==> flow/design.v <==
module clock_converter(board_clk, rst, clk, ce);
input board_clk, rst;
output reg clk;
output ce;
reg a;
always@(posedge board_clk or posedge rst)
	begin
		if (rst)
			begin
				a <= 1'b0;
				clk <= 1'b0;
			end
		else
			begin
				a <= ~a;
				clk <= a;
			end
	end
assign ce = a;
endmodule
module VGA_Controller(board_clk, rst, ce, xCount, yCount, ScreenArea, hsync, vsync, blank_n);
input board_clk, rst, ce;
output reg [9:0]xCount, yCount; 
output reg ScreenArea;  
output hsync, vsync, blank_n;
reg p_hSync, p_vSync; 
localparam [9:0] porchHF = 10'd640;  
localparam [9:0] syncH = 10'd655; 
localparam [9:0] porchHB = 10'd747;  
localparam [9:0] maxH = 10'd793;  
localparam [9:0] porchVF = 10'd480;  
localparam [9:0] syncV = 10'd490;  
localparam [9:0] porchVB = 10'd492;  
localparam [9:0] maxV = 10'd525;  
always@(posedge board_clk or posedge rst)
	begin
		if (rst)
			xCount <= 10'd0;
		else if (ce)
			begin
				if(xCount == maxH)
					xCount <= 10'd0;
				else
					xCount <= xCount + 10'd1;
			end
	end
always@(posedge board_clk or posedge rst)
	begin
		if (rst)
			yCount <= 10'd0;
		else if (ce)
			begin
				if(xCount == maxH)
					begin
						if(yCount == maxV)
							yCount <= 10'd0;
						else
							yCount <= yCount + 10'd1;
					end
			end
	end
always@(posedge board_clk or posedge rst)  
	begin
		if (rst)
			ScreenArea <= 1'b0;
		else if (ce)
			ScreenArea <= ((xCount < porchHF) && (yCount < porchVF)); 
	end
always@(posedge board_clk or posedge rst)  
	begin
		if (rst)
			begin
				p_hSync <= 1'b0;
				p_vSync <= 1'b0;
			end
		else if (ce)
			begin
				p_hSync <= ((xCount >= syncH) && (xCount < porchHB)); 
				p_vSync <= ((yCount >= syncV) && (yCount < porchVB)); 
			end
	end
assign vsync = ~p_vSync; 
assign hsync = ~p_hSync;
assign blank_n = ScreenArea;
endmodule
module blocks(board_clk, rst, ce, xCount, yCount, block);
input board_clk, rst, ce;
input [9:0]xCount;
input [9:0]yCount;
output reg [15:0]block;
localparam [9:0] COL0 = 10'd50, COL1 = 10'd175, COL2 = 10'd300, COL3 = 10'd425;
localparam [9:0] ROW0 = 10'd50, ROW1 = 10'd150, ROW2 = 10'd250, ROW3 = 10'd350;
always@(posedge board_clk or posedge rst) 
	begin
		if (rst)
			block <= 16'd0;
		else if (ce)
			begin
				block[0] <= (xCount > COL0 && xCount < (COL0 + 10'd125)) && (yCount > ROW0 && yCount < (ROW0 + 10'd100));
				block[1] <= (xCount > COL1 && xCount < (COL1 + 10'd125)) && (yCount > ROW0 && yCount < (ROW0 + 10'd100));
				block[2] <= (xCount > COL2 && xCount < (COL2 + 10'd125)) && (yCount > ROW0 && yCount < (ROW0 + 10'd100));
				block[3] <= (xCount > COL3 && xCount < (COL3 + 10'd125)) && (yCount > ROW0 && yCount < (ROW0 + 10'd100));
				block[4] <= (xCount > COL0 && xCount < (COL0 + 10'd125)) && (yCount > ROW1 && yCount < (ROW1 + 10'd100));
				block[5] <= (xCount > COL1 && xCount < (COL1 + 10'd125)) && (yCount > ROW1 && yCount < (ROW1 + 10'd100));
				block[6] <= (xCount > COL2 && xCount < (COL2 + 10'd125)) && (yCount > ROW1 && yCount < (ROW1 + 10'd100));
				block[7] <= (xCount > COL3 && xCount < (COL3 + 10'd125)) && (yCount > ROW1 && yCount < (ROW1 + 10'd100));
				block[8] <= (xCount > COL0 && xCount < (COL0 + 10'd125)) && (yCount > ROW2 && yCount < (ROW2 + 10'd100));
				block[9] <= (xCount > COL1 && xCount < (COL1 + 10'd125)) && (yCount > ROW2 && yCount < (ROW2 + 10'd100));
				block[10] <= (xCount > COL2 && xCount < (COL2 + 10'd125)) && (yCount > ROW2 && yCount < (ROW2 + 10'd100));
				block[11] <= (xCount > COL3 && xCount < (COL3 + 10'd125)) && (yCount > ROW2 && yCount < (ROW2 + 10'd100));
				block[12] <= (xCount > COL0 && xCount < (COL0 + 10'd125)) && (yCount > ROW3 && yCount < (ROW3 + 10'd100));
				block[13] <= (xCount > COL1 && xCount < (COL1 + 10'd125)) && (yCount > ROW3 && yCount < (ROW3 + 10'd100));
				block[14] <= (xCount > COL2 && xCount < (COL2 + 10'd125)) && (yCount > ROW3 && yCount < (ROW3 + 10'd100));
				block[15] <= (xCount > COL3 && xCount < (COL3 + 10'd125)) && (yCount > ROW3 && yCount < (ROW3 + 10'd100));
			end
	end
endmodule
module Runner2048 (board_clk, VGA_R, VGA_G, VGA_B, hsync, vsync, clk, blank_n, rst, inputnums);
input board_clk, rst; 
input [3:0] inputnums; 
output hsync, vsync, clk, blank_n;
wire ce;  
clock_converter clocks(board_clk, rst, clk, ce);  
wire [9:0] xCount; 
wire [9:0] yCount;
wire ScreenArea;
VGA_Controller VGA(board_clk, rst, ce, xCount, yCount, ScreenArea, hsync, vsync, blank_n);
output reg [7:0]VGA_R, VGA_G, VGA_B;
reg R;
reg G;
reg B;
reg Rn, Gn, Bn;  
wire game_over;
wire win;
wire game_over_text = 1'b0;  
wire win_text = 1'b0;  
reg [11:0] row0[3:0];
reg [11:0] row1[3:0];
reg [11:0] row2[3:0];
reg [11:0] row3[3:0];
assign game_over = ((row0[0] !== row0[1]) && (row0[0] !== row1[0]) && (row0[1] !== row1[1]) && (row0[1] !== row0[2]) &&(row0[2] !== row1[2]) &&
	(row0[2] !== row0[3]) && (row0[3] !== row1[3]) && (row1[0] !== row1[1]) && (row1[0] !== row2[0]) && (row1[1] !== row2[1]) && 
	(row1[1] !== row1[2]) && (row1[2] !== row1[3]) && (row1[2] !== row2[2]) && (row1[3] !== row2[3]) && (row2[0] !== row2[1]) && 
	(row2[0] !== row3[0]) && (row2[1] !== row2[2]) && (row2[1] !== row3[1]) && (row2[2] !== row3[2]) && (row2[2] !== row2[3]) && 
	(row2[3] !== row3[3]) && (row3[0] !== row3[1]) && (row3[1] !== row3[2]) && (row3[2] !== row3[3])&&(row0[0] !== 0)&&
	(row0[1] !== 0)&&(row0[2] !== 0)&&(row0[3] !== 0)&&(row1[0] !== 0)&&(row1[1] !== 0)
	&&(row1[2] !== 0)&&(row1[3] !== 0)&&(row2[0] !== 0)&&(row2[1] !== 0)&&(row2[2] !== 0)
	&&(row2[3] !== 0)&&(row3[0] !== 0)&&(row3[1] !== 0)&&(row3[2] !== 0)&&(row3[3] !== 0));
assign win = ((row0[0] == 256) || (row0[1] == 256) || (row0[2] == 256) || (row0[3] == 256) || (row1[0] == 256) || (row1[1] == 256) || (row1[2] == 256) || (row1[3] == 256) || 
(row2[0] == 256) || (row2[1] == 256) || (row2[2] == 256) || (row2[3] == 256) || (row3[0] == 256) || (row3[1] == 256) || (row3[2] == 256) || (row3[3] == 256));
wire [15:0] squares1;
blocks bloc(board_clk, rst, ce, xCount,yCount,squares1);
reg [15:0]squares;
integer i;
integer a;
always @(posedge board_clk or posedge rst)
	begin
		if (rst)
			squares <= 16'd0;
		else if (ce)
			squares <= squares1;
	end
always @(*)
	begin
		if (game_over == 1'b0)
			begin
				if (win == 1'b0)
					begin
						Rn = 1'b0;
						Gn = 1'b0;
						Bn = 1'b0;
						for (i = 0; i < 4; i = i + 1) begin
							if(row0[i] == 0) begin
								Rn = Rn || squares[i];
								Gn = Gn || squares[i];
								Bn = Bn || squares[i];
							end
							else if(row0[i] == 2) begin
								Rn = Rn || squares[i];
							end
							else if(row0[i] == 4) begin
								Bn = Bn || squares[i];
							end
							else if(row0[i] == 8) begin
								Gn = Gn || squares[i];
							end
							else if(row0[i] == 16) begin
								Rn = Rn || squares[i];
								Bn = Bn || squares[i];
							end
							else if(row0[i] == 32) begin
								Rn = Rn || squares[i];
								Gn = Gn || squares[i];
							end
							else if(row0[i] == 64) begin
								Bn = Bn || squares[i];
								Gn = Gn || squares[i];
							end
							else if(row0[i] == 128) begin
								Bn = Bn;
								Gn = Gn;
								Rn = Rn;
							end
						end   
						i = 0;
						for (i = 0; i < 4; i = i + 1) begin
							if(row1[i] == 0) begin
								Rn = Rn || squares[i + 4];
								Gn = Gn || squares[i + 4];
								Bn = Bn || squares[i + 4];
							end
							else if(row1[i] == 2) begin
								Rn = Rn || squares[i + 4];
							end
							else if(row1[i] == 4) begin
								Bn = Bn || squares[i + 4];
							end
							else if(row1[i] == 8) begin
								Gn = Gn || squares[i + 4];
							end
							else if(row1[i] == 16) begin
								Rn = Rn || squares[i + 4];
								Bn = Bn || squares[i + 4];
							end
							else if(row1[i] == 32) begin
								Rn = Rn || squares[i + 4];
								Gn = Gn || squares[i + 4];
							end
							else if(row1[i] == 64) begin
								Bn = Bn || squares[i + 4];
								Gn = Gn || squares[i + 4];
							end
							else if(row1[i] == 128) begin
								Bn = Bn;
								Gn = Gn;
								Rn = Rn;
							end
						end   
						for (i = 0; i < 4; i = i + 1) begin
							if(row2[i] == 0) begin
								Rn = Rn || squares[i + 8];
								Gn = Gn || squares[i + 8];
								Bn = Bn || squares[i + 8];
							end
							else if(row2[i] == 2) begin
								Rn = Rn || squares[i + 8];
							end
							else if(row2[i] == 4) begin
								Bn = Bn || squares[i + 8];
							end
							else if(row2[i] == 8) begin
								Gn = Gn || squares[i + 8];
							end
							else if(row2[i] == 16) begin
								Rn = Rn || squares[i + 8];
								Bn = Bn || squares[i + 8];
							end
							else if(row2[i] == 32) begin
								Rn = Rn || squares[i + 8];
								Gn = Gn || squares[i + 8];
							end
							else if(row2[i] == 64) begin
								Bn = Bn || squares[i + 8];
								Gn = Gn || squares[i + 8];
							end
							else if(row2[i] == 128) begin
								Bn = Bn;
								Gn = Gn;
								Rn = Rn;
							end
						end   
						for (i = 0; i < 4; i = i + 1) begin
							if(row3[i] == 0) begin
								Rn = Rn || squares[i + 12];
								Gn = Gn || squares[i + 12];
								Bn = Bn || squares[i + 12];
							end
							else if(row3[i] == 2) begin
								Rn = Rn || squares[i + 12];
							end
							else if(row3[i] == 4) begin
								Bn = Bn || squares[i + 12];
							end
							else if(row3[i] == 8) begin
								Gn = Gn || squares[i + 12];
							end
							else if(row3[i] == 16) begin
								Rn = Rn || squares[i + 12];
								Bn = Bn || squares[i + 12];
							end
							else if(row3[i] == 32) begin
								Rn = Rn || squares[i + 12];
								Gn = Gn || squares[i + 12];
							end
							else if(row3[i] == 64) begin
								Bn = Bn || squares[i + 12];
								Gn = Gn || squares[i + 12];
							end
							else if(row3[i] == 128) begin
								Bn = Bn;
								Gn = Gn;
								Rn = Rn;
							end
						end   
					end
				else
					begin
						Rn = 1'b0;
						Gn = ScreenArea & !win_text;
						Bn = 1'b0;
					end
			end
		else
			begin
				Rn = ScreenArea & !game_over_text;
				Gn = 1'b0;
				Bn = 1'b0;
			end
	end
always @(posedge board_clk or posedge rst)
	begin
		if (rst)
			begin
				R <= 1'b0;
				G <= 1'b0;
				B <= 1'b0;
			end
		else if (ce)
			begin
				R <= Rn;
				G <= Gn;
				B <= Bn;
			end
	end
reg [2:0] state;
reg [3:0] NS;
reg [3:0] inputnumbers;
reg ran;  
reg terminate;  
reg terminate_q;  
parameter START = 3'b000,
          MOVEUP = 3'b001,
          MOVEDOWN = 3'b010,
          MOVELEFT = 3'b011,
          MOVERIGHT = 3'b100,
			 REVERSETRANSLATE = 3'b101,
			 CHECK = 3'b111; 
reg [11:0] vert0[3:0];
reg [11:0] vert1[3:0];
reg [11:0] vert2[3:0];
reg [11:0] vert3[3:0];
always @ (posedge board_clk, posedge rst) 
	begin 
	if(rst)  begin 
	row0[0] <= 12'd0; 
	row0[1] <= 12'd0; 
	row0[2] <= 12'd0; 
	row0[3] <= 12'd0; 
	row1[0] <= 12'd0; 
	row1[1] <= 12'd0; 
	row1[2] <= 12'd0; 
	row1[3] <= 12'd0; 
	row2[0] <= 12'd0; 
	row2[1] <= 12'd0; 
	row2[2] <= 12'd0; 
	row2[3] <= 12'd0; 
	row3[0] <= 12'd0; 
	row3[1] <= 12'd0; 
	row3[2] <= 12'd0; 
	row3[3] <= 12'd0; 
	ran = 0;
	terminate = 0;
	terminate_q <= 1'b0;
	NS <= START;
 vert0[0] <= 12'd0;  
			  vert0[1] <= 12'd0; 
			  vert0[2] <= 12'd0; 
			  vert0[3] <= 12'd0; 
			  vert1[0] <= 12'd0; 
			  vert1[1] <= 12'd0; 
			  vert1[2] <= 12'd0; 
			  vert1[3] <= 12'd0; 
			  vert2[0] <= 12'd0; 
			  vert2[1] <= 12'd0; 
			  vert2[2] <= 12'd0; 
			  vert2[3] <= 12'd0; 
			  vert3[0] <= 12'd0; 
			  vert3[1] <= 12'd0; 
			  vert3[2] <= 12'd0; 
			  vert3[3] <= 12'd0; 
	end 
	else begin 
	ran = 0;
	terminate = terminate_q;
	case (state) 
		START: begin 
			case(inputnums)
				4'b0111: begin 
					NS <= MOVEUP;
					end 
				4'b1011: begin 
					NS <= MOVEDOWN;
					end 
				4'b1101: begin 
					NS <= MOVELEFT;
					end 
				4'b1110: begin 
				   NS <= MOVERIGHT;
					end 
				default: begin 
				    vert0[0] <= row0[0]; 
			  vert0[1] <= row1[0];
			  vert0[2] <= row2[0];
			  vert0[3] <= row3[0];
			  vert1[0] <= row0[1];
			  vert1[1] <= row1[1];
			  vert1[2] <= row2[1];
			  vert1[3] <= row3[1];
			  vert2[0] <= row0[2];
			  vert2[1] <= row1[2];
			  vert2[2] <= row2[2];
			  vert2[3] <= row3[2];
			  vert3[0] <= row0[3];
			  vert3[1] <= row1[3];
			  vert3[2] <= row2[3];
			  vert3[3] <= row3[3];
					ran = 0;
					NS <= START; 
					terminate = 0;
					end 
				endcase
		   end 
		REVERSETRANSLATE: begin 
			row0[0] <= vert0[0];
			row0[1] <= vert1[0]; 
			row0[2] <= vert2[0]; 
			row0[3] <= vert3[0]; 
			row1[0] <= vert0[1];
			row1[1] <= vert1[1]; 
			row1[2] <= vert2[1]; 
			row1[3] <= vert3[1]; 
			row2[0] <= vert0[2]; 
			row2[1] <= vert1[2]; 
			row2[2] <= vert2[2]; 
			row2[3] <= vert3[2]; 
			row3[0] <= vert0[3]; 
			row3[1] <= vert1[3]; 
			row3[2] <= vert2[3]; 
			row3[3] <= vert3[3]; 
			 terminate = 0;
			NS <= CHECK; 
		end 
		MOVEUP: begin 
						for (a = 0; a < 3; a = a + 1) begin
						  if (((vert0[a] == 12'd0) || (vert0[a] == vert0[a + 1]))&&!(vert0[a] + vert0[a+1] == 12'd0)&&!(terminate)) begin
							 vert0[a] <= vert0[a] + vert0[a + 1];
							 vert0[a + 1] <= 12'd0;
							 ran = 1;
							 terminate  = 1;
						  end
						  end 
						for (a = 0; a < 3; a = a + 1) begin
						  if (((vert1[a] == 12'd0) || (vert1[a] == vert1[a + 1]))&&!(vert1[a] + vert1[a+1] == 12'd0)&&!(terminate) ) begin
							 vert1[a] <= vert1[a] + vert1[a + 1];
							 vert1[a + 1] <= 12'd0;
							 ran = 1;
							 terminate = 1;
						  end
						 end 
						 for (a = 0; a < 3; a = a + 1) begin
						  if (((vert2[a] == 12'd0) || (vert2[a] == vert2[a + 1]))&&!(vert2[a] + vert2[a+1] == 12'd0)&&!(terminate) ) begin
							 vert2[a] <= vert2[a] + vert2[a + 1];
							 vert2[a + 1] <= 12'd0;
							 ran = 1;
							 terminate = 1;
						  end
						 end 
						 for (a = 0; a < 3; a = a + 1) begin
						  if (((vert3[a] == 12'd0) || (vert3[a] == vert3[a + 1]))&&!(vert3[a] + vert3[a+1] == 12'd0)&&!(terminate)) begin
							 vert3[a] <= vert3[a] + vert3[a + 1];
							 vert3[a + 1] <= 12'd0;
							 ran = 1;
							 terminate = 1;
						  end
						 end 
						if(ran == 1) begin 
						 NS <= MOVEUP; 
						 ran = 0;
						 terminate = 0;
						 end 
						 else begin 
						  terminate = 0;
						 NS <= REVERSETRANSLATE;
						end 
		end 
		MOVEDOWN: begin 
		   for (a = 3; a > 0; a = a - 1) begin
			 if (((vert0[a] == 12'd0) || (vert0[a] == vert0[a - 1])) && !(vert0[a] + vert0[a - 1] == 12'd0) && !(terminate)) begin
				vert0[a] <= vert0[a] + vert0[a - 1];
				vert0[a - 1] <= 12'd0;
				ran = 1;
				terminate = 1;
			 end
		  end
		  for (a = 3; a > 0; a = a - 1) begin
			 if (((vert1[a] == 12'd0) || (vert1[a] == vert1[a - 1])) && !(vert1[a] + vert1[a - 1] == 12'd0) && !(terminate)) begin
				vert1[a] <= vert1[a] + vert1[a - 1];
				vert1[a - 1] <= 12'd0;
				ran = 1;
				terminate = 1;
			 end
		  end
		  for (a = 3; a > 0; a = a - 1) begin
			 if (((vert2[a] == 12'd0) || (vert2[a] == vert2[a - 1])) && !(vert2[a] + vert2[a - 1] == 12'd0) && !(terminate)) begin
				vert2[a] <= vert2[a] + vert2[a - 1];
				vert2[a - 1] <= 12'd0;
				ran = 1;
				terminate = 1;
			 end
		  end
		  for (a = 3; a > 0; a = a - 1) begin
			 if (((vert3[a] == 12'd0) || (vert3[a] == vert3[a - 1])) && !(vert3[a] + vert3[a - 1] == 12'd0) && !(terminate)) begin
				vert3[a] <= vert3[a] + vert3[a - 1];
				vert3[a - 1] <= 12'd0;
				ran = 1;
				terminate = 1;
			 end
		  end
		  if(ran == 1) begin 
			 NS <= MOVEDOWN;
			 ran = 0;
			 terminate = 0;
		  end else begin
			 NS <= REVERSETRANSLATE;
			 terminate = 0;
		  end
		end
		MOVELEFT: begin
						for (a = 0; a < 3; a = a + 1) begin
						  if (((row0[a] == 12'd0) || (row0[a] == row0[a + 1]))&&!(row0[a] + row0[a+1] == 12'd0)&&!(terminate)) begin
							 row0[a] <= row0[a] + row0[a + 1];
							 row0[a + 1] <= 12'd0;
							 ran = 1;
							 terminate  = 1;
						  end
						  end 
						for (a = 0; a < 3; a = a + 1) begin
						  if (((row1[a] == 12'd0) || (row1[a] == row1[a + 1]))&&!(row1[a] + row1[a+1] == 12'd0)&&!(terminate) ) begin
							 row1[a] <= row1[a] + row1[a + 1];
							 row1[a + 1] <= 12'd0;
							 ran = 1;
							 terminate = 1;
						  end
						 end 
						 for (a = 0; a < 3; a = a + 1) begin
						  if (((row2[a] == 12'd0) || (row2[a] == row2[a + 1]))&&!(row2[a] + row2[a+1] == 12'd0)&&!(terminate) ) begin
							 row2[a] <= row2[a] + row2[a + 1];
							 row2[a + 1] <= 12'd0;
							 ran = 1;
							 terminate = 1;
						  end
						 end 
						 for (a = 0; a < 3; a = a + 1) begin
						  if (((row3[a] == 12'd0) || (row3[a] == row3[a + 1]))&&!(row3[a] + row3[a+1] == 12'd0)&&!(terminate)) begin
							 row3[a] <= row3[a] + row3[a + 1];
							 row3[a + 1] <= 12'd0;
							 ran = 1;
							 terminate = 1;
						  end
						 end 
						if(ran == 1) begin 
						 NS <= MOVELEFT; 
						 ran = 0;
						 terminate = 0;
						 end 
						 else begin 
						  terminate = 0;
						 NS <= CHECK;
						end 
		end
		MOVERIGHT: begin
		  for (a = 3; a > 0; a = a - 1) begin
			 if (((row0[a] == 12'd0) || (row0[a] == row0[a - 1])) && !(row0[a] + row0[a - 1] == 12'd0) && !(terminate)) begin
				row0[a] <= row0[a] + row0[a - 1];
				row0[a - 1] <= 12'd0;
				ran = 1;
				terminate = 1;
			 end
		  end
		  for (a = 3; a > 0; a = a - 1) begin
			 if (((row1[a] == 12'd0) || (row1[a] == row1[a - 1])) && !(row1[a] + row1[a - 1] == 12'd0) && !(terminate)) begin
				row1[a] <= row1[a] + row1[a - 1];
				row1[a - 1] <= 12'd0;
				ran = 1;
				terminate = 1;
			 end
		  end
		  for (a = 3; a > 0; a = a - 1) begin
			 if (((row2[a] == 12'd0) || (row2[a] == row2[a - 1])) && !(row2[a] + row2[a - 1] == 12'd0) && !(terminate)) begin
				row2[a] <= row2[a] + row2[a - 1];
				row2[a - 1] <= 12'd0;
				ran = 1;
				terminate = 1;
			 end
		  end
		  for (a = 3; a > 0; a = a - 1) begin
			 if (((row3[a] == 12'd0) || (row3[a] == row3[a - 1])) && !(row3[a] + row3[a - 1] == 12'd0) && !(terminate)) begin
				row3[a] <= row3[a] + row3[a - 1];
				row3[a - 1] <= 12'd0;
				ran = 1;
				terminate = 1;
			 end
		  end
		  if(ran == 1) begin 
			 NS <= MOVERIGHT;
			 ran = 0;
			 terminate = 0;
		  end else begin
			 NS <= CHECK;
			 terminate = 0;
		  end
		end
		CHECK: begin
		if( inputnums == 4'b1111) begin 
			if(row0[0] == 0 || row0[1] == 0 || row0[2] == 0 || row0[3] == 0) begin
				for (a = 0; a < 4; a = a + 1) begin
						  if ((row0[a] == 0) && !(terminate)) begin
							row0[a] <= 12'd2;;
							terminate = 1;
						  end
				 end 
				 NS <= START; 
			end 
			else if(row1[0] == 0 || row1[1] == 0 || row1[2] == 0 || row1[3] == 0) begin
				for (a = 0; a < 4; a = a + 1) begin
						  if ((row1[a] == 0) && !(terminate)) begin
							row1[a] <= 12'd2;;
							terminate = 1;
						  end
				 end 
				 NS <= START; 
			end 
			else if(row2[0] == 0 || row2[1] == 0 || row2[2] == 0 || row2[3] == 0) begin
				for (a = 0; a < 4; a = a + 1) begin
						  if ((row2[a] == 0) && !(terminate)) begin
							row2[a] <= 12'd2;;
							terminate = 1;
						  end
				 end 
				 NS <= START; 
			end 
			else if(row3[0] == 0 || row3[1] == 0 || row3[2] == 0 || row3[3] == 0) begin
				for (a = 0; a < 4; a = a + 1) begin
						  if ((row3[a] == 0) && !(terminate)) begin
							row3[a] <= 12'd2;
							terminate = 1;
						  end
				 end
				NS <= START; 
			end 
			else begin 
			NS <= START;
		end 
		end 
		else 
		begin 
		NS<= CHECK;
		end
		end
	endcase 
	terminate_q <= terminate;
	end 
	end 
always @ (posedge board_clk, posedge rst) 
	begin 
	if(rst)  begin 
	state <= START;
	end 
	else begin 
	state <= NS; 
	end 
	end 
always @ (posedge board_clk or posedge rst)
	begin
		if (rst)
			begin
				VGA_R <= 8'd0;
				VGA_G <= 8'd0;
				VGA_B <= 8'd0;
			end
		else if (ce)
			begin
				VGA_R <= {8{R}};
				VGA_G <= {8{G}};
				VGA_B <= {8{B}};
			end
	end 
endmodule
---- From RTL to reports: Runner2048 ----
The steps from the RTL of Runner2048 to its reports follow in flow order.
Line numbers count from 1 in the design file above.
Library cell names are shortened.
Not given: --
inputs
  design top .............................. Runner2048
  clock port .............................. board_clk
  standard-cell library ................... sky130hd
  timing corner ........................... tt_025C_1v80

---- After elaboration ----
Yosys after proc, flatten, opt, wreduce and memory -nomap, before mapping. Print and check cells are not counted.
operators by class
  $add $sub $neg .......................... 26
  $lt $le $gt $ge ......................... 22
  equal/unequal tests ..................... 303
  mux-type cells .......................... 857
  bitwise logic cells ..................... 3
  reduce/logical cells .................... 476
operator list
  operator                                                      number
  2-to-1 mux 12 bit                                             184
  parallel mux 12 bit (select 4 bit)                            16
  zero test 12 bit                                              56
  2-to-1 mux 1 bit                                              631
  == test 12 bit                                                48
  parallel mux 12 bit (select 3 bit)                            16
  adder 12 bit                                                  24
  case inequality test 12 bit                                   24
  case inequality test 12 x 1 -> 1 bit (second input constant)  16
  == test 12 x 2 -> 1 bit (second input constant)               16
  == test 12 x 3 -> 1 bit (second input constant)               16
  == test 12 x 4 -> 1 bit (second input constant)               16
  == test 12 x 5 -> 1 bit (second input constant)               16
  == test 12 x 6 -> 1 bit (second input constant)               16
  == test 12 x 7 -> 1 bit (second input constant)               16
  == test 12 x 9 -> 1 bit (second input constant)               16
  logical AND 1 bit                                             178
  logical OR 1 bit                                              120
  != test 2 bit (second input constant)                         57
  != test 3 bit (second input constant)                         32
  zero test 1 bit                                               81
  AND reduction 4 bit                                           17
  < comparator 10 x 9 -> 1 bit (second input constant)          6
  AND reduction 9 bit                                           4
  AND reduction 8 bit                                           4
  < comparator 10 bit (second input constant)                   3
  > comparator 10 x 8 -> 1 bit (second input constant)          3
  < comparator 10 x 8 -> 1 bit (second input constant)          3
Other operator kinds: 28; their cells: 52.
storage and ports
  flip-flop bits (word level) ............. 454
  input bits .............................. 6

---- Logic depth ----
Depth = most cells in a row (Yosys ltp): at word level without a register or memory, in the mapped netlist without a sequential cell, where the memories' decode and read muxes count.
depth
  depth in word-level cells ............... 191
  ABC_AREA ................................ 0
  depth in mapped cells ................... 15
  depth with buffers taken out ............ 13

---- Mapped cells and area ----
The flow's flattened synthesis, as Yosys stat reports it; memories are mapped. The netlist is that of the ABC_AREA named above (0 if unset); the other value can give another one.
synthesis totals
  cell count .............................. 5127
  cell area after synthesis ............... 43787.0 um^2
  mapped flip-flops ....................... 454
  buffers ................................. 319
cells by type
  cell type  number  total area (um^2)
  dfrtp_1    454     1.14E+04
  mux2_2     326     3.67E+03
  ha_1       271     3.39E+03
  xnor2_1    199     1.74E+03
  o21ai_0    335     1.68E+03
  xor2_1     181     1585.27
  nand2_1    374     1.4E+03
  a21oi_1    268     1.34E+03
  nor4_1     191     1.19E+03
  nor2_1     272     1.02E+03
  clkbuf_1   265     994.704
  nor3_1     158     790.758
  inv_1      197     739.459
  a22oi_1    93      698.17
  a21o_1     92      690.662
  nand3_1    129     645.619
  a22o_1     70      613.088
  a211oi_1   69      517.997
Not listed: further types 85, cells in them 1183.
The figures by module come from a second, unflattened synthesis with its own total; it is not the netlist above.
second synthesis, totals
  cells (unflattened synthesis) ........... 5119
  area total of the unflattened synthesis .. 43585.6 um^2
Each row is one instance without its submodules.
modules
  module           instances  cells  area (um^2)  sequential area (um^2)
  Runner2048       1          4890   41304.6      10334.9
  VGA_Controller   1          120    1198.6       575.6
  blocks           1          105    1024.7       400.4
  clock_converter  1          4      57.6         50.0

---- Timing after synthesis ----
Source: OpenSTA report_checks on the synthesized netlist (no wires, ideal clock, input and output delay 20% of the period each), path of least setup slack; recovery checks are left aside. Register names are those of the netlist, which keeps one name where synthesis merged equal registers.
timing after synthesis
  path kind ............................... input -> register
  start ................................... input inputnums[1]
  end ..................................... register vert1[0][0]
  period .................................. 20.0 ns
  external input delay .................... 4.000 ns
  arrival ................................. 6.073 ns
  data required time ...................... 19.875 ns
  slack ................................... 13.802 ns
  delay of the path ....................... 2.198 ns
  driving pins on the path ................ 10
  buffers on the path ..................... 3
  synthesis period reached ................ 6.198 ns
"delay of the path" is the arrival time less input delay plus setup time.
"driving pins on the path": output pins that drive a net of the path, with the launching flip-flop's if there is one; two outputs of one cell count as two.
"synthesis period reached" = period - worst setup slack (recovery checks aside). The figure is calculated, with input and output delays left at 20% of the set period.
The rows between start and end are the longest chain of elaborated cells between them; the timing report does not say that the signal goes this way. Where chains are equally long, one stands for them.
A line is the first line of the expression or statement that the cell stems from. Yosys adds cells for indexed reads and writes and turns some case tables into memories.
At most two assigning lines are given for a register; there are more.
between the ends, after synthesis
  path through ............................ clkbuf_1 -> xnor2_1 -> a21oi_1 -> a21oi_1 -> or3_1 -> and3_1 -> clkbuf_1 -> o211ai_1 -> clkbuf_1 -> mux2_2
  length of the longest elaborated chain .. 4
  elaborated cells on any way between the ends .. 9
  source lines of those cells ............. 2
  those cells by class .................... 5 x eq/ne; 2 x mux; 2 x reduce/logical
ends and longest elaborated chain, after synthesis
  what                                line  source
  from (decl)                         120   input [3:0] inputnums;
  == test 4 bit                       397   case(inputnums)
  OR reduction 4 bit                  --
  2-to-1 mux 12 bit                   397
  parallel mux 12 bit (select 3 bit)  395   case (state)
  to (assign)                         415   vert1[0] <= row0[1];
  to (assign)                         464   vert1[a] <= vert1[a] + vert1[a + 1];
  to (decl)                           349   reg [11:0] vert1[3:0];

---- Path in the finished layout ----
From the final timing report of record 3: the path of least setup slack in the routed layout; clock arrival at registers is part of the times.
timing post-layout
  path kind ............................... register -> register
  start ................................... register vert0[2][0]
  end ..................................... register vert3[2][5]
  period .................................. 7.3 ns
  arrival ................................. 6.88 ns
  data required time ...................... 7.87 ns
  slack ................................... 0.99 ns
  driving pins on the path ................ 14
  buffers on the path ..................... 0
The rows between start and end are the longest chain of elaborated cells between them; the timing report does not say that the signal goes this way. Where chains are equally long, one stands for them.
At most two assigning lines are given for a register; there are more.
between the ends, post-layout
  path through ............................ dfrtp_1 -> ha_1 -> fa_1 -> a211oi_1 -> o211ai_1 -> a41oi_1 -> xnor2_1 -> or3_1 -> o31ai_1 -> and3_1 -> nand3_1 -> or3b_1 -> a211oi_2 -> mux2_2
  length of the longest elaborated chain .. 47
  elaborated cells on any way between the ends .. 109
  those cells by class .................... 2 x add/sub; 6 x eq/ne; 45 x mux; 56 x reduce/logical
ends and longest elaborated chain, post-layout
  what                                line  source
  from (decl)                         348   reg [11:0] vert0[3:0];
  from (assign)                       413   vert0[2] <= row2[0];
  from (assign)                       456   vert0[a] <= vert0[a] + vert0[a + 1];
  adder 12 bit                        498   if (((vert0[a] == 12'd0) || (vert0[a] == vert0[a - 1])) && !(vert0[a] + vert0[a - 1] == 12'd0) && !(terminate) ...
  zero test 12 bit                    498
  zero test 1 bit                     498
  logical AND 1 bit (2 in a row)      498
  2-to-1 mux 1 bit                    498
  2-to-1 mux 1 bit                    395   case (state)
  zero test 1 bit                     498
  (+32 left out)                      --
  logical AND 1 bit                   522   if (((vert3[a] == 12'd0) || (vert3[a] == vert3[a - 1])) && !(vert3[a] + vert3[a - 1] == 12'd0) && !(terminate) ...
  2-to-1 mux 1 bit                    522
  2-to-1 mux 1 bit                    395
  zero test 1 bit                     522
  logical AND 1 bit                   522
  2-to-1 mux 12 bit                   522
  parallel mux 12 bit (select 3 bit)  395
  to (assign)                         425   vert3[2] <= row2[3];
  to (assign)                         480   vert3[a] <= vert3[a] + vert3[a + 1];
  to (decl)                           351   reg [11:0] vert3[3:0];

Subject: Runner2048 on sky130hd, stored results

Hello all,

Flow measurements of Runner2048 on sky130hd: 5 stored runs with different settings, listed in no order. Input and output delays are each 20% of the period that was set; the output load is 0.01 pF.
"achieved clock period (ns)" is the run's clock period less its worst setup slack. It is reckoned from that one timing run; input and output delays stay at 20% of the period that was set.
By "worst setup path time (ns)" is meant the share of the clock period that the worst setup path is allowed (20% is reserved at inputs, 20% at outputs), minus its slack. Clock arrival times at its registers enter into it.
"finish__power__total" rests on the timing tool's default activity at the inputs, not on a simulated workload.

Flow files of record 1
==> flow/run.sh <==
#!/bin/bash
# the make line also repeats the synthesis and layout settings of config.mk as NAME=value (left out here)
make -C /OpenROAD-flow-scripts/flow DESIGN_CONFIG=/design/flow/config.mk WORK_HOME=/design/flow/orfs CLKGATE_MAP_FILE= finish
==> flow/config.mk <==
export PLATFORM = sky130hd
export DESIGN_NAME = Runner2048
export DESIGN_NICKNAME = Runner2048
export VERILOG_FILES = /design/flow/design.v
export SDC_FILE = /design/flow/constraint.sdc
export NUM_CORES = 4
export LEC_CHECK = 0
export CAP_MARGIN = 25
export CORE_ASPECT_RATIO = 0.77
export CORE_MARGIN = 2
export CORE_UTILIZATION = 50
export CTS_CLUSTER_DIAMETER = 318
export CTS_CLUSTER_SIZE = 53
export MIN_ROUTING_LAYER = met2
export PLACE_DENSITY_LB_ADDON = 0.27
export SETUP_SLACK_MARGIN = -0.39
export SLEW_MARGIN = 35
==> flow/constraint.sdc <==
create_clock -name core_clock -period 8.22 [get_ports {board_clk}]
set_input_delay 1.6440 -clock core_clock [delete_from_list [all_inputs] [get_ports {board_clk}]]
set_output_delay 1.6440 -clock core_clock [all_outputs]
set_load 0.01 [all_outputs]

report of record 1: did not finish, route, GRT-0116

Flow files of record 2
==> flow/run.sh <==
#!/bin/bash
# the make line also repeats the synthesis and layout settings of config.mk as NAME=value (left out here)
make -C /OpenROAD-flow-scripts/flow DESIGN_CONFIG=/design/flow/config.mk WORK_HOME=/design/flow/orfs CLKGATE_MAP_FILE= finish
==> flow/config.mk <==
export PLATFORM = sky130hd
export DESIGN_NAME = Runner2048
export DESIGN_NICKNAME = Runner2048
export VERILOG_FILES = /design/flow/design.v
export SDC_FILE = /design/flow/constraint.sdc
export NUM_CORES = 4
export LEC_CHECK = 0
export ABC_AREA = 1
export CAP_MARGIN = 20
export CELL_PAD_IN_SITES_DETAIL_PLACEMENT = 1
export CORE_MARGIN = 6
export CORE_UTILIZATION = 41
export CTS_CLUSTER_DIAMETER = 152
export GPL_TIMING_DRIVEN = 0
export MIN_ROUTING_LAYER = met2
export PLACE_DENSITY_LB_ADDON = 0.21
export SLEW_MARGIN = 20
export TNS_END_PERCENT = 75
==> flow/constraint.sdc <==
create_clock -name core_clock -period 20.0 [get_ports {board_clk}]
set_input_delay 4.0000 -clock core_clock [delete_from_list [all_inputs] [get_ports {board_clk}]]
set_output_delay 4.0000 -clock core_clock [all_outputs]
set_load 0.01 [all_outputs]

report of record 2: did not finish, route, GRT-0116

Flow files of record 3
==> flow/run.sh <==
#!/bin/bash
# the make line also repeats the synthesis and layout settings of config.mk as NAME=value (left out here)
make -C /OpenROAD-flow-scripts/flow DESIGN_CONFIG=/design/flow/config.mk WORK_HOME=/design/flow/orfs CLKGATE_MAP_FILE= finish
==> flow/config.mk <==
export PLATFORM = sky130hd
export DESIGN_NAME = Runner2048
export DESIGN_NICKNAME = Runner2048
export VERILOG_FILES = /design/flow/design.v
export SDC_FILE = /design/flow/constraint.sdc
export NUM_CORES = 4
export LEC_CHECK = 0
export CAP_MARGIN = 20
export CORE_MARGIN = 2
export CORE_UTILIZATION = 40
export SLEW_MARGIN = 20
==> flow/constraint.sdc <==
create_clock -name core_clock -period 7.3 [get_ports {board_clk}]
set_input_delay 1.4600 -clock core_clock [delete_from_list [all_inputs] [get_ports {board_clk}]]
set_output_delay 1.4600 -clock core_clock [all_outputs]
set_load 0.01 [all_outputs]

report of record 3
yosys chip area after synthesis (um^2): 43787.0
finish__design__die__area: 112131.0
finish__design__instance__area__stdcell: 47613.2
finish__design__instance__utilization: 0.4380
finish__timing__setup__ws: 0.990
finish__timing__setup__tns: 0.000
finish__timing__hold__ws: 0.375
finish__power__total: 2.162e-02
achieved clock period (ns): 6.310
worst setup path time (ns): 6.31
worst setup path kind: register -> register

Flow files of record 4
==> flow/run.sh <==
#!/bin/bash
# the make line also repeats the synthesis and layout settings of config.mk as NAME=value (left out here)
make -C /OpenROAD-flow-scripts/flow DESIGN_CONFIG=/design/flow/config.mk WORK_HOME=/design/flow/orfs CLKGATE_MAP_FILE= finish
==> flow/config.mk <==
export PLATFORM = sky130hd
export DESIGN_NAME = Runner2048
export DESIGN_NICKNAME = Runner2048
export VERILOG_FILES = /design/flow/design.v
export SDC_FILE = /design/flow/constraint.sdc
export NUM_CORES = 4
export LEC_CHECK = 0
export ABC_AREA = 1
export CAP_MARGIN = 20
export CELL_PAD_IN_SITES_DETAIL_PLACEMENT = 1
export CELL_PAD_IN_SITES_GLOBAL_PLACEMENT = 1
export CORE_MARGIN = 6
export CORE_UTILIZATION = 39
export CTS_CLUSTER_DIAMETER = 152
export GPL_TIMING_DRIVEN = 0
export MIN_ROUTING_LAYER = met2
export PLACE_DENSITY_LB_ADDON = 0.21
export SLEW_MARGIN = 20
export TNS_END_PERCENT = 35
==> flow/constraint.sdc <==
create_clock -name core_clock -period 20.0 [get_ports {board_clk}]
set_input_delay 4.0000 -clock core_clock [delete_from_list [all_inputs] [get_ports {board_clk}]]
set_output_delay 4.0000 -clock core_clock [all_outputs]
set_load 0.01 [all_outputs]

report of record 4: did not finish, route, GRT-0116

Flow files of record 5
==> flow/run.sh <==
#!/bin/bash
# the make line also repeats the synthesis and layout settings of config.mk as NAME=value (left out here)
make -C /OpenROAD-flow-scripts/flow DESIGN_CONFIG=/design/flow/config.mk WORK_HOME=/design/flow/orfs CLKGATE_MAP_FILE= finish
==> flow/config.mk <==
export PLATFORM = sky130hd
export DESIGN_NAME = Runner2048
export DESIGN_NICKNAME = Runner2048
export VERILOG_FILES = /design/flow/design.v
export SDC_FILE = /design/flow/constraint.sdc
export NUM_CORES = 4
export LEC_CHECK = 0
export ABC_AREA = 1
export CAP_MARGIN = 20
export CELL_PAD_IN_SITES_DETAIL_PLACEMENT = 1
export CORE_MARGIN = 2
export CORE_UTILIZATION = 40
export MIN_ROUTING_LAYER = met2
export SLEW_MARGIN = 20
==> flow/constraint.sdc <==
create_clock -name core_clock -period 20.0 [get_ports {board_clk}]
set_input_delay 4.0000 -clock core_clock [delete_from_list [all_inputs] [get_ports {board_clk}]]
set_output_delay 4.0000 -clock core_clock [all_outputs]
set_load 0.01 [all_outputs]

report of record 5: did not finish, route, GRT-0116

Thanks
